==> flow/design.v <==
`timescale 1ns/1ps
module SIMD(clk,rst,opcode,funct3,funct7,rd_data1,rd_data2,rd_data3,w_add,immed,instrc_add,wr_add,wr_data );
input clk;   
input rst;   
input [6:0] opcode;  
input [2:0] funct3;  
input [6:0] funct7;  
input [15:0] rd_data1;   
input [15:0] rd_data2;   
input [15:0] rd_data3;   
input [4:0] w_add;   
input [11:0] immed;  
output [6:0]instrc_add;
output [4:0] wr_add;     
output [15:0] wr_data;   
wire [1:0]mode;
reg [12:0]op;
wire [3:0]scr_r;
wire scr;
wire [2:0]op_r;
wire [1:0]mac_hl;
wire [15:0]sig_ex;
wire [6:0]n_instrc_add;
wire [1:0]alu_mode;
wire [12:0]alu_op;
wire alu_scr;
wire signed[15:0]source1;
wire [15:0]data2;
wire signed[15:0]source3;
wire [15:0]exsig_data;
wire signed[15:0]source2;
wire signed[7:0]source1_8_1;
wire signed[7:0]source1_8_2;
wire signed[7:0]source2_8_1;
wire signed[7:0]source2_8_2;
wire signed[7:0]source3_8_1;
wire signed[7:0]source3_8_2;
wire signed[3:0]source1_4_1;
wire signed[3:0]source1_4_2;
wire signed[3:0]source1_4_3;
wire signed[3:0]source1_4_4;
wire signed[3:0]source2_4_1;
wire signed[3:0]source2_4_2;
wire signed[3:0]source2_4_3;
wire signed[3:0]source2_4_4;
wire signed[3:0]source3_4_1;
wire signed[3:0]source3_4_2;
wire signed[3:0]source3_4_3;
wire signed[3:0]source3_4_4;
reg [15:0]result_reg;
reg [31:0]mul_reg;
reg[91:0] pip_reg;
reg [6:0] instrc_add;  
assign scr_r=opcode[3:0];
assign op_r=opcode[6:4];
assign mac_hl=funct7[1:0];
always @(posedge clk)
    begin
        if(!rst)
            instrc_add<=0;
        else
            instrc_add<=n_instrc_add;
    end
assign mode=(funct3==3'b001)? 2'b01:
            (funct3==3'b010)? 2'b10:
            (funct3==3'b100)? 2'b11:2'b00;
assign scr=(scr_r==4'b0011)? 1:0;
always @ (opcode or funct7 or mac_hl)
    begin
        case (opcode)
            7'b0111011:begin
                            case(funct7)
                                7'b0000000: op=13'b0000_0000_0000_1;  
                                7'b0100000: op=13'b0000_0000_0001_0;  
                                7'b1000001: op=13'b0000_0000_0010_0;  
                                7'b1000010: op=13'b0000_0000_0100_0;  
                                7'b0001000: op=13'b0000_0000_1000_0;  
                                7'b0010000: op=13'b0000_0001_0000_0;  
                                7'b0011000: op=13'b0000_0010_0000_0;  
                                7'b0110000: op=13'b0000_0100_0000_0;  
                                default:op=13'b0000_0000_0000_0;  
                            endcase
                        end
             7'b1001011:begin
                            case(mac_hl)
                                2'b01:op=13'b0000_1000_0000_0;  
                                2'b10:op=13'b0001_0000_0000_0;  
                                default:op=13'b0000_0000_0000_0;  
                            endcase
                        end
             7'b0100011:op=13'b0010_0000_0000_0;  
             7'b1100011:op=13'b0100_0000_0000_0;  
             7'b1010011:op=13'b1000_0000_0000_0;  
             default:op=13'b0000_0000_0000_0;  
        endcase                                   
    end
assign sig_ex={{4{immed[10]}},immed};
assign n_instrc_add=instrc_add+3'b100;
always @(posedge clk)
    begin
        if(!rst)
            pip_reg <=0;
        else
            begin
                pip_reg[1:0]<=mode;  
                pip_reg[14:2]<=op;  
                pip_reg[15]<=scr;  
                pip_reg[31:16]<= rd_data1;  
                pip_reg[47:32]<= rd_data2;  
                pip_reg[63:48]<= rd_data3;  
                pip_reg[68:64]<= w_add;  
                pip_reg[91:76]<= sig_ex; 
            end 
    end
assign alu_mode=pip_reg[1:0];
assign alu_op=pip_reg[14:2];
assign alu_scr=pip_reg[15];
assign source1=pip_reg[31:16];
assign data2=pip_reg[47:32];
assign source3=pip_reg[63:48];
assign wr_add=pip_reg[68:64];
assign exsig_data=pip_reg[91:76];
assign source2=(alu_scr==1'b0)? data2:exsig_data;
assign source1_8_1=source1[7:0];
assign source1_8_2=source1[15:8];
assign source2_8_1=source2[7:0];
assign source2_8_2=source2[15:8];
assign source3_8_1=source3[7:0];
assign source3_8_2=source3[15:8];
assign source1_4_1=source1[3:0];
assign source1_4_2=source1[7:4];
assign source1_4_3=source1[11:8];
assign source1_4_4=source1[15:12];
assign source2_4_1=source2[3:0];
assign source2_4_2=source2[7:4];
assign source2_4_3=source2[11:8];
assign source2_4_4=source2[15:12];
assign source3_4_1=source3[3:0];
assign source3_4_2=source3[7:4];
assign source3_4_3=source3[11:8];
assign source3_4_4=source3[15:12];
always @(alu_op or alu_mode or source1 or source2 or source3 or source1_8_1 or source1_8_2 or 
         source2_8_1 or source2_8_2 or source3_8_1 or source3_8_2 or source1_4_1 or source1_4_2 or
         source1_4_3 or source1_4_4 or source2_4_1 or source2_4_2 or source2_4_3 or source2_4_4 or
         source3_4_1 or source3_4_2 or source3_4_3 or source3_4_3 or source3_4_4)
    begin
        mul_reg=0;
        result_reg=0;
        case(alu_op)
           13'b0000_0000_0000_1:begin
                                    case(alu_mode)
                                        2'b01:result_reg=source1+source2;  
                                        2'b10:result_reg={source1_8_2+source2_8_2,source1_8_1+source2_8_1};  
                                        2'b11:result_reg={source1_4_4+source2_4_4,source1_4_3+source2_4_3,source1_4_2+source2_4_2,source1_4_1+source2_4_1};  
                                        default:result_reg=0;
                                    endcase
                                end
           13'b0000_0000_0001_0:begin
                                    case(alu_mode)
                                        2'b01:result_reg=source1-source2;  
                                        2'b10:result_reg={source1_8_2-source2_8_2,source1_8_1-source2_8_1};  
                                        2'b11:result_reg={source1_4_4-source2_4_4,source1_4_3-source2_4_3,source1_4_2-source2_4_2,source1_4_1-source2_4_1};  
                                        default:result_reg=0;                       
                                    endcase
                                end
           13'b0000_0000_0010_0:begin
                                    case(alu_mode)
                                        2'b01:begin
                                                mul_reg=source1*source2;  
                                                result_reg=mul_reg[15:0];  
                                              end
                                        2'b10:begin
                                                mul_reg[15:0]=source1_8_1*source2_8_1;  
                                                mul_reg[31:16]=source1_8_2*source2_8_2;
                                                result_reg={mul_reg[23:16],mul_reg[7:0]}; 
                                              end
                                        2'b11:begin
                                                mul_reg[7:0]=source1_4_1*source2_4_1;  
                                                mul_reg[15:8]=source1_4_2*source2_4_2;
                                                mul_reg[23:16]=source1_4_3*source2_4_3;
                                                mul_reg[31:24]=source1_4_4*source2_4_4;
                                                result_reg={mul_reg[27:24],mul_reg[19:16],mul_reg[11:8],mul_reg[3:0]}; 
                                              end
                                        default:begin
                                                    result_reg=0;
                                                    mul_reg=0;
                                                end
                                    endcase
                                end
           13'b0000_0000_0100_0:begin
                                    case(alu_mode)
                                        2'b01:begin 
                                                mul_reg=source1*source2;  
                                                result_reg=mul_reg[31:16];  
                                              end
                                        2'b10:begin
                                                mul_reg[15:0]=source1_8_1*source2_8_1;  
                                                mul_reg[31:16]=source1_8_2*source2_8_2;
                                                result_reg={mul_reg[31:24],mul_reg[15:8]}; 
                                              end
                                        2'b11:begin
                                                mul_reg[7:0]=source1_4_1*source2_4_1;  
                                                mul_reg[15:8]=source1_4_2*source2_4_2;
                                                mul_reg[23:16]=source1_4_3*source2_4_3;
                                                mul_reg[31:24]=source1_4_4*source2_4_4;
                                                result_reg={mul_reg[31:28],mul_reg[23:20],mul_reg[15:12],mul_reg[7:4]}; 
                                              end
                                        default:begin
                                                    result_reg=0;
                                                    mul_reg=0;
                                                end
                                    endcase
                                end
           13'b0000_0000_1000_0:result_reg=source1&source2;  
           13'b0000_0001_0000_0:result_reg=source1|source2;  
           13'b0000_0010_0000_0:result_reg=source1^source2;  
           13'b0000_0100_0000_0:result_reg=~source1;  
           13'b0000_1000_0000_0:begin
                                    case(alu_mode)
                                        2'b01:begin
                                                mul_reg=source1*source2+{{16{1'b0}},source3};  
                                                result_reg=mul_reg[15:0];  
                                              end
                                        2'b10:begin
                                                mul_reg[15:0]=source1_8_1*source2_8_1+{{8{1'b0}},source3_8_1};  
                                                mul_reg[31:16]=source1_8_2*source2_8_2+{{8{1'b0}},source3_8_2};
                                                result_reg={mul_reg[23:16],mul_reg[7:0]}; 
                                              end
                                        2'b11:begin
                                                mul_reg[7:0]=source1_4_1*source2_4_1+{{4{1'b0}},source3_4_1};  
                                                mul_reg[15:8]=source1_4_2*source2_4_2+{{4{1'b0}},source3_4_2};
                                                mul_reg[23:16]=source1_4_3*source2_4_3+{{4{1'b0}},source3_4_3};
                                                mul_reg[31:24]=source1_4_4*source2_4_4+{{4{1'b0}},source3_4_4};
                                                result_reg={mul_reg[27:24],mul_reg[19:16],mul_reg[11:8],mul_reg[3:0]}; 
                                              end
                                        default:begin
                                                    result_reg=0;
                                                    mul_reg=0;
                                                end
                                    endcase
                                end
           13'b0001_0000_0000_0:begin
                                    case(alu_mode)
                                        2'b01:begin
                                                mul_reg=source1*source2+{{16{1'b0}},source3};  
                                                result_reg=mul_reg[31:16];  
                                              end
                                        2'b10:begin
                                                mul_reg[15:0]=source1_8_1*source2_8_1+{{8{1'b0}},source3_8_1};  
                                                mul_reg[31:16]=source1_8_2*source2_8_2+{{8{1'b0}},source3_8_2};
                                                result_reg={mul_reg[31:24],mul_reg[15:8]}; 
                                              end
                                        2'b11:begin
                                                mul_reg[7:0]=source1_4_1*source2_4_1+{{4{1'b0}},source3_4_1};  
                                                mul_reg[15:8]=source1_4_2*source2_4_2+{{4{1'b0}},source3_4_2};
                                                mul_reg[23:16]=source1_4_3*source2_4_3+{{4{1'b0}},source3_4_3};
                                                mul_reg[31:24]=source1_4_4*source2_4_4+{{4{1'b0}},source3_4_4};
                                                result_reg={mul_reg[31:28],mul_reg[23:20],mul_reg[15:12],mul_reg[7:4]}; 
                                              end
                                        default:begin
                                                    result_reg=0;
                                                    mul_reg=0;
                                                end                                    
                                    endcase
                                end
           13'b0010_0000_0000_0:result_reg=(source1<<source2);  
           13'b0100_0000_0000_0:result_reg=(source1>>source2);  
           13'b1000_0000_0000_0:result_reg=(source1<<<source2);  
           default:result_reg=0;
        endcase
    end
assign wr_data=result_reg;
endmodule
## Reports on SIMD

Tool output for the design above, in the order of the flow.
Line numbers count from 1 in the design file above.
Cell names lack the library's common part.
The mark - stands for no value.

| set-up | value |
|---|---|
| top module | SIMD |
| clock | clk |
| library | sky130hd |
| corner | tt_025C_1v80 |

## Word level

Counts by Yosys on the flattened word-level netlist (proc, flatten, opt, wreduce; memories kept). Register bits leave out memories and registers merged into their read ports (data or address); mux counts leave out enables and synchronous resets folded into registers. Print and check cells are left out.

| bit counts | value |
|---|---|
| memories kept | 0 |
| latch bits | 0 |
| input bits | 84 |
| clocked read ports x word width | 0 |
| flip-flop bits (word level) | 89 |
| elaborated cells | 98 |
| memory bits (read-only) | 0 |
| RAM bits | 0 |
| output and inout bits | 28 |

| operators by class | value |
|---|---|
| equality and inequality tests | 34 |
| bitwise operators | 5 |
| muxes and demuxes | 15 |
| multipliers | 14 |
| divide/modulo/power cells | 0 |
| order comparisons | 0 |
| shifts and indexed selects | 3 |
| $add $sub $neg | 22 |
| reductions and logical operators | 2 |

Operators by type and width:

| kind | number |
|---|---|
| 16-bit by 16-bit multiplier with 32-bit output | 2 |
| 8-bit by 8-bit multiplier with 16-bit output | 4 |
| 16-bit case mux with 3-bit select | 6 |
| 4-bit by 4-bit multiplier with 8-bit output | 8 |
| 16-bit case mux with 13-bit select | 1 |
| 13-bit case mux with 5-bit select | 1 |
| 8-bit case mux with 8-bit select | 1 |
| 7-bit equality test (second input constant) | 5 |
| 16-bit by 8-bit adder with 16-bit output | 2 |
| 32-bit by 16-bit adder with 32-bit output | 1 |
| 8-bit by 4-bit adder with 8-bit output | 4 |
| 7-bit by 6-bit equality test with 1-bit output (second input constant) | 4 |
| 10-bit case mux with 2-bit select | 1 |
| 16-bit adder | 1 |
| 16-bit subtractor | 1 |
| 16-bit AND | 1 |
| 16-bit OR | 1 |
| 16-bit XOR | 1 |
| 16-bit by 16-bit << shifter with 16-bit output | 1 |
| 16-bit by 16-bit >> shifter with 16-bit output | 1 |
| 16-bit by 16-bit <<< shifter with 16-bit output | 1 |
| 16-bit NOT | 1 |
| 4-bit adder | 4 |
| 4-bit subtractor | 4 |
| 8-bit adder | 2 |
| 8-bit subtractor | 2 |
| 16-bit 2-to-1 mux | 1 |
| 7-bit by 5-bit equality test with 1-bit output (second input constant) | 2 |

Other operator kinds: 26; their cells: 31.

## Logic depth

Depth = most cells in a row (Yosys ltp): at word level without a register or memory, in the mapped netlist without a sequential cell, where the memories' decode and read muxes count.

| logic depth | value |
|---|---|
| depth in word-level cells | 5 |
| ABC_AREA | 0 |
| mapped depth | 32 |
| gate-level depth less buffers | 28 |

## Synthesis result

Yosys stat after the flow's synthesis: flattened, memories mapped to cells. It holds for the ABC_AREA given above (unset counts as 0); a run with the other value may have another netlist.
Totals and module areas in this step are rounded.

| mapped netlist | value |
|---|---|
| buffers | 135 |
| mapped flip-flops | 86 |
| area of sequential cells | 1,722 um2 |
| chip area (Yosys) | 33,080 um2 |
| cell count | 3,901 |

Cells by type:

| type | number | area in all (um2) |
|---|---|---|
| fa_1 | 593 | 1.19E+04 |
| ha_1 | 401 | 5.02E+03 |
| inv_1 | 925 | 3,472.08 |
| dfxtp_1 | 86 | 1.72E+03 |
| nand2_1 | 288 | 1.08E+03 |
| xnor2_1 | 115 | 1.01E+03 |
| nor2_1 | 267 | 1E+03 |
| a21oi_1 | 170 | 850.816 |
| o21ai_0 | 108 | 540.518 |
| and2_1 | 81 | 506.736 |
| xor2_1 | 53 | 464.195 |
| clkbuf_1 | 113 | 424.157 |
| mux2i_1 | 40 | 400.384 |
| a21o_1 | 41 | 307.795 |
| nor3_1 | 54 | 270.259 |
| a211oi_1 | 35 | 262.752 |
| nand3_1 | 52 | 260.25 |
| o211ai_1 | 27 | 202.694 |

Not listed: further types 63, cells in them 452.

## Path before layout

OpenSTA on the mapped netlist: ideal clock, no wires. The path of least setup slack (recovery checks aside). Input and output delay are each 20% of the period. Register names are those of the netlist, which keeps one name where synthesis merged equal registers.

| timing path post-synthesis | value |
|---|---|
| path type | reg2out |
| start point | register pip_reg[15] |
| end point | output wr_data[14] |
| period | 10.6 ns |
| delay of the path | 7.891 ns |
| data required time | 8.480 ns |
| time at the first pin | 0.000 ns |
| slack | 0.589 ns |
| path buffers | 4 |
| output delay | 2.120 ns |
| data arrival time | 7.891 ns |
| stages | 28 |
| synthesis period reached | 10.011 ns |

"delay of the path" = arrival - input delay + setup time.
A path that ends at an output port has no setup time.
"stages": output pins that drive a net of the path, with the launching flip-flop's if there is one; two outputs of one cell count as two.
"synthesis period reached" = period - worst setup slack (recovery checks aside). The figure is calculated, with input and output delays left at 20% of the set period.
Between the ends stands the longest chain of elaborated cells between them, by number of cells; it is not shown to be the way that was timed. Of several equally long chains one is given.
A line is the first line of the expression or statement that the cell stems from. Yosys adds cells for indexed reads and writes and turns some case tables into memories.

| between the ends, post-synthesis | value |
|---|---|
| cell sequence | dfxtp_1 buf_6 buf_2 buf_1 mux2i_1 clkinv_1 clkbuf_1 nand2_1 fa_1 fa_1 inv_1 fa_1 inv_1 fa_1 inv_1 fa_1 fa_1 ha_1 a21oi_1 o221ai_1 a221o_1 a221oi_1 o21ai_0 a2111oi_0 nand4_1 a2111oi_0 nand3_1 a211o_1 |
| length of the longest elaborated chain | 5 |
| elaborated cells between the ends (all ways) | 29 |
| classes of those cells | add/sub (9); mul (6); shift (3); mux (8); logic (3) |

Ends and longest elaborated chain, post-synthesis:

| what | RTL line | text |
|---|---|---|
| start, declared | 52 | `reg[91:0] pip_reg;` |
| start, assigned | 102 | `pip_reg <=0;` |
| start, assigned | 107 | `pip_reg[15]<=scr;` |
| 16-bit 2-to-1 mux | 123 | `assign source2=(alu_scr==1'b0)? data2:exsig_data;` |
| 4-bit by 4-bit multiplier with 8-bit output | 257 | `mul_reg[31:24]=source1_4_4*source2_4_4+{{4{1'b0}},source3_4_4};` |
| 8-bit by 4-bit adder with 8-bit output | 257 |  |
| 16-bit case mux with 3-bit select | 243 | `case(alu_mode)` |
| 16-bit case mux with 13-bit select | 149 | `case(alu_op)` |
| end, declared | 15 | `output [15:0] wr_data;` |

## Timing after layout

From the final timing report of run 2: the path of least setup slack in the routed layout; clock arrival at registers is part of the times.

| timing path after layout | value |
|---|---|
| path type | reg2out |
| start point | register pip_reg[15] |
| end point | output wr_data[14] |
| data arrival time | 8.68 ns |
| output delay | 2.12 ns |
| time at the first pin | 0.38 ns |
| stages | 27 |
| data required time | 8.48 ns |
| slack | -0.20 ns |
| period | 10.6 ns |
| path buffers | 5 |

Between the ends stands the longest chain of elaborated cells between them, by number of cells; it is not shown to be the way that was timed. Of several equally long chains one is given.

| between the ends, after layout | value |
|---|---|
| cell sequence | dfxtp_2 buf_6 mux2i_4 clkinvlp_4 buf_4 buf_12 nand2_1 inv_1 fa_1 fa_1 ha_1 fa_1 inv_1 fa_1 fa_1 inv_1 ha_1 or3_1 o31ai_4 buf_4 o21ai_0 nand2_1 nand4_1 a2111oi_2 nand3_1 a211o_1 clkdlybuf4s50_1 |
| length of the longest elaborated chain | 5 |
| elaborated cells between the ends (all ways) | 29 |
| classes of those cells | add/sub (9); mul (6); shift (3); mux (8); logic (3) |

Ends and longest elaborated chain, after layout:

| what | RTL line | text |
|---|---|---|
| start, declared | 52 | `reg[91:0] pip_reg;` |
| start, assigned | 102 | `pip_reg <=0;` |
| start, assigned | 107 | `pip_reg[15]<=scr;` |
| 16-bit 2-to-1 mux | 123 | `assign source2=(alu_scr==1'b0)? data2:exsig_data;` |
| 4-bit by 4-bit multiplier with 8-bit output | 257 | `mul_reg[31:24]=source1_4_4*source2_4_4+{{4{1'b0}},source3_4_4};` |
| 8-bit by 4-bit adder with 8-bit output | 257 |  |
| 16-bit case mux with 3-bit select | 243 | `case(alu_mode)` |
| 16-bit case mux with 13-bit select | 149 | `case(alu_op)` |
| end, declared | 15 | `output [15:0] wr_data;` |

Wiki page: SIMD / flow data

Stored flow runs of SIMD (5 of them; Yosys, OpenROAD, sky130hd). They differ in their settings and are not a sequence. Constraints: input delay and output delay 20% of the set period each, output load 0.01 pF.
By "power" is meant OpenSTA's value without simulated activity: inputs other than the clock are taken to toggle once in ten clock periods, and the tool carries that through the logic.
Measured values are rounded.

#### Run 1

| setting | value |
|---|---|
| ABC_AREA | `1` |
| CAP_MARGIN | `35` |
| CELL_PAD_IN_SITES_DETAIL_PLACEMENT | `2` |
| CORE_MARGIN | `10` |
| CTS_CLUSTER_DIAMETER | `351` |
| MAX_ROUTING_LAYER | `met4` |
| MIN_ROUTING_LAYER | `met2` |
| TNS_END_PERCENT | `20` |
| period_ns | `11.0` |
| CORE_UTILIZATION | `40` |
| SLEW_MARGIN | `20` |

Unfinished; error GRT-0116 in routing.

#### Run 2

| setting | value |
|---|---|
| CORE_MARGIN | `10` |
| CTS_CLUSTER_DIAMETER | `351` |
| HOLD_SLACK_MARGIN | `-0.04` |
| MIN_ROUTING_LAYER | `met2` |
| TNS_END_PERCENT | `20` |
| period_ns | `10.6` |
| CAP_MARGIN | `20` |
| CORE_UTILIZATION | `40` |
| SLEW_MARGIN | `20` |

| result | value |
|---|---|
| netlist area reported by Yosys | 33,080 um2 |
| post-route setup TNS | -0.356 ns |
| die outline area | 94,610 um2 |
| final utilization | 0.456 |
| power | 4.183 mW |
| worst setup slack after layout | -0.196 ns |

#### Run 3

| setting | value |
|---|---|
| ABC_AREA | `0` |
| CELL_PAD_IN_SITES_GLOBAL_PLACEMENT | `1` |
| CORE_ASPECT_RATIO | `0.73` |
| CORE_MARGIN | `2` |
| CORE_UTILIZATION | `33` |
| CTS_CLUSTER_SIZE | `35` |
| GPL_TIMING_DRIVEN | `0` |
| MIN_ROUTING_LAYER | `met2` |
| PLACE_DENSITY | `0.63` |
| SLEW_MARGIN | `35` |
| period_ns | `18.5` |
| CAP_MARGIN | `20` |

Unfinished; error GRT-0116 in routing.

#### Run 4

| setting | value |
|---|---|
| ABC_AREA | `1` |
| CAP_MARGIN | `35` |
| CELL_PAD_IN_SITES_DETAIL_PLACEMENT | `2` |
| CORE_MARGIN | `10` |
| CORE_UTILIZATION | `72` |
| CTS_CLUSTER_DIAMETER | `116` |
| HOLD_SLACK_MARGIN | `0.19` |
| MAX_ROUTING_LAYER | `met4` |
| MIN_ROUTING_LAYER | `met2` |
| SETUP_SLACK_MARGIN | `-0.69` |
| TNS_END_PERCENT | `20` |
| period_ns | `7.26` |
| SLEW_MARGIN | `20` |

Unfinished; tool error in placement.

#### Run 5

| setting | value |
|---|---|
| ABC_AREA | `1` |
| CORE_MARGIN | `7` |
| CORE_UTILIZATION | `33` |
| CTS_CLUSTER_SIZE | `76` |
| GPL_TIMING_DRIVEN | `0` |
| HOLD_SLACK_MARGIN | `-0.08` |
| PLACE_DENSITY | `0.81` |
| SLEW_MARGIN | `35` |
| period_ns | `18.5` |
| CAP_MARGIN | `20` |

| result | value |
|---|---|
| netlist area reported by Yosys | 34,730 um2 |
| post-route setup TNS | 0.000 ns |
| die outline area | 114,500 um2 |
| final utilization | 0.365 |
| power | 2.206 mW |
| worst setup slack after layout | 4.583 ns |
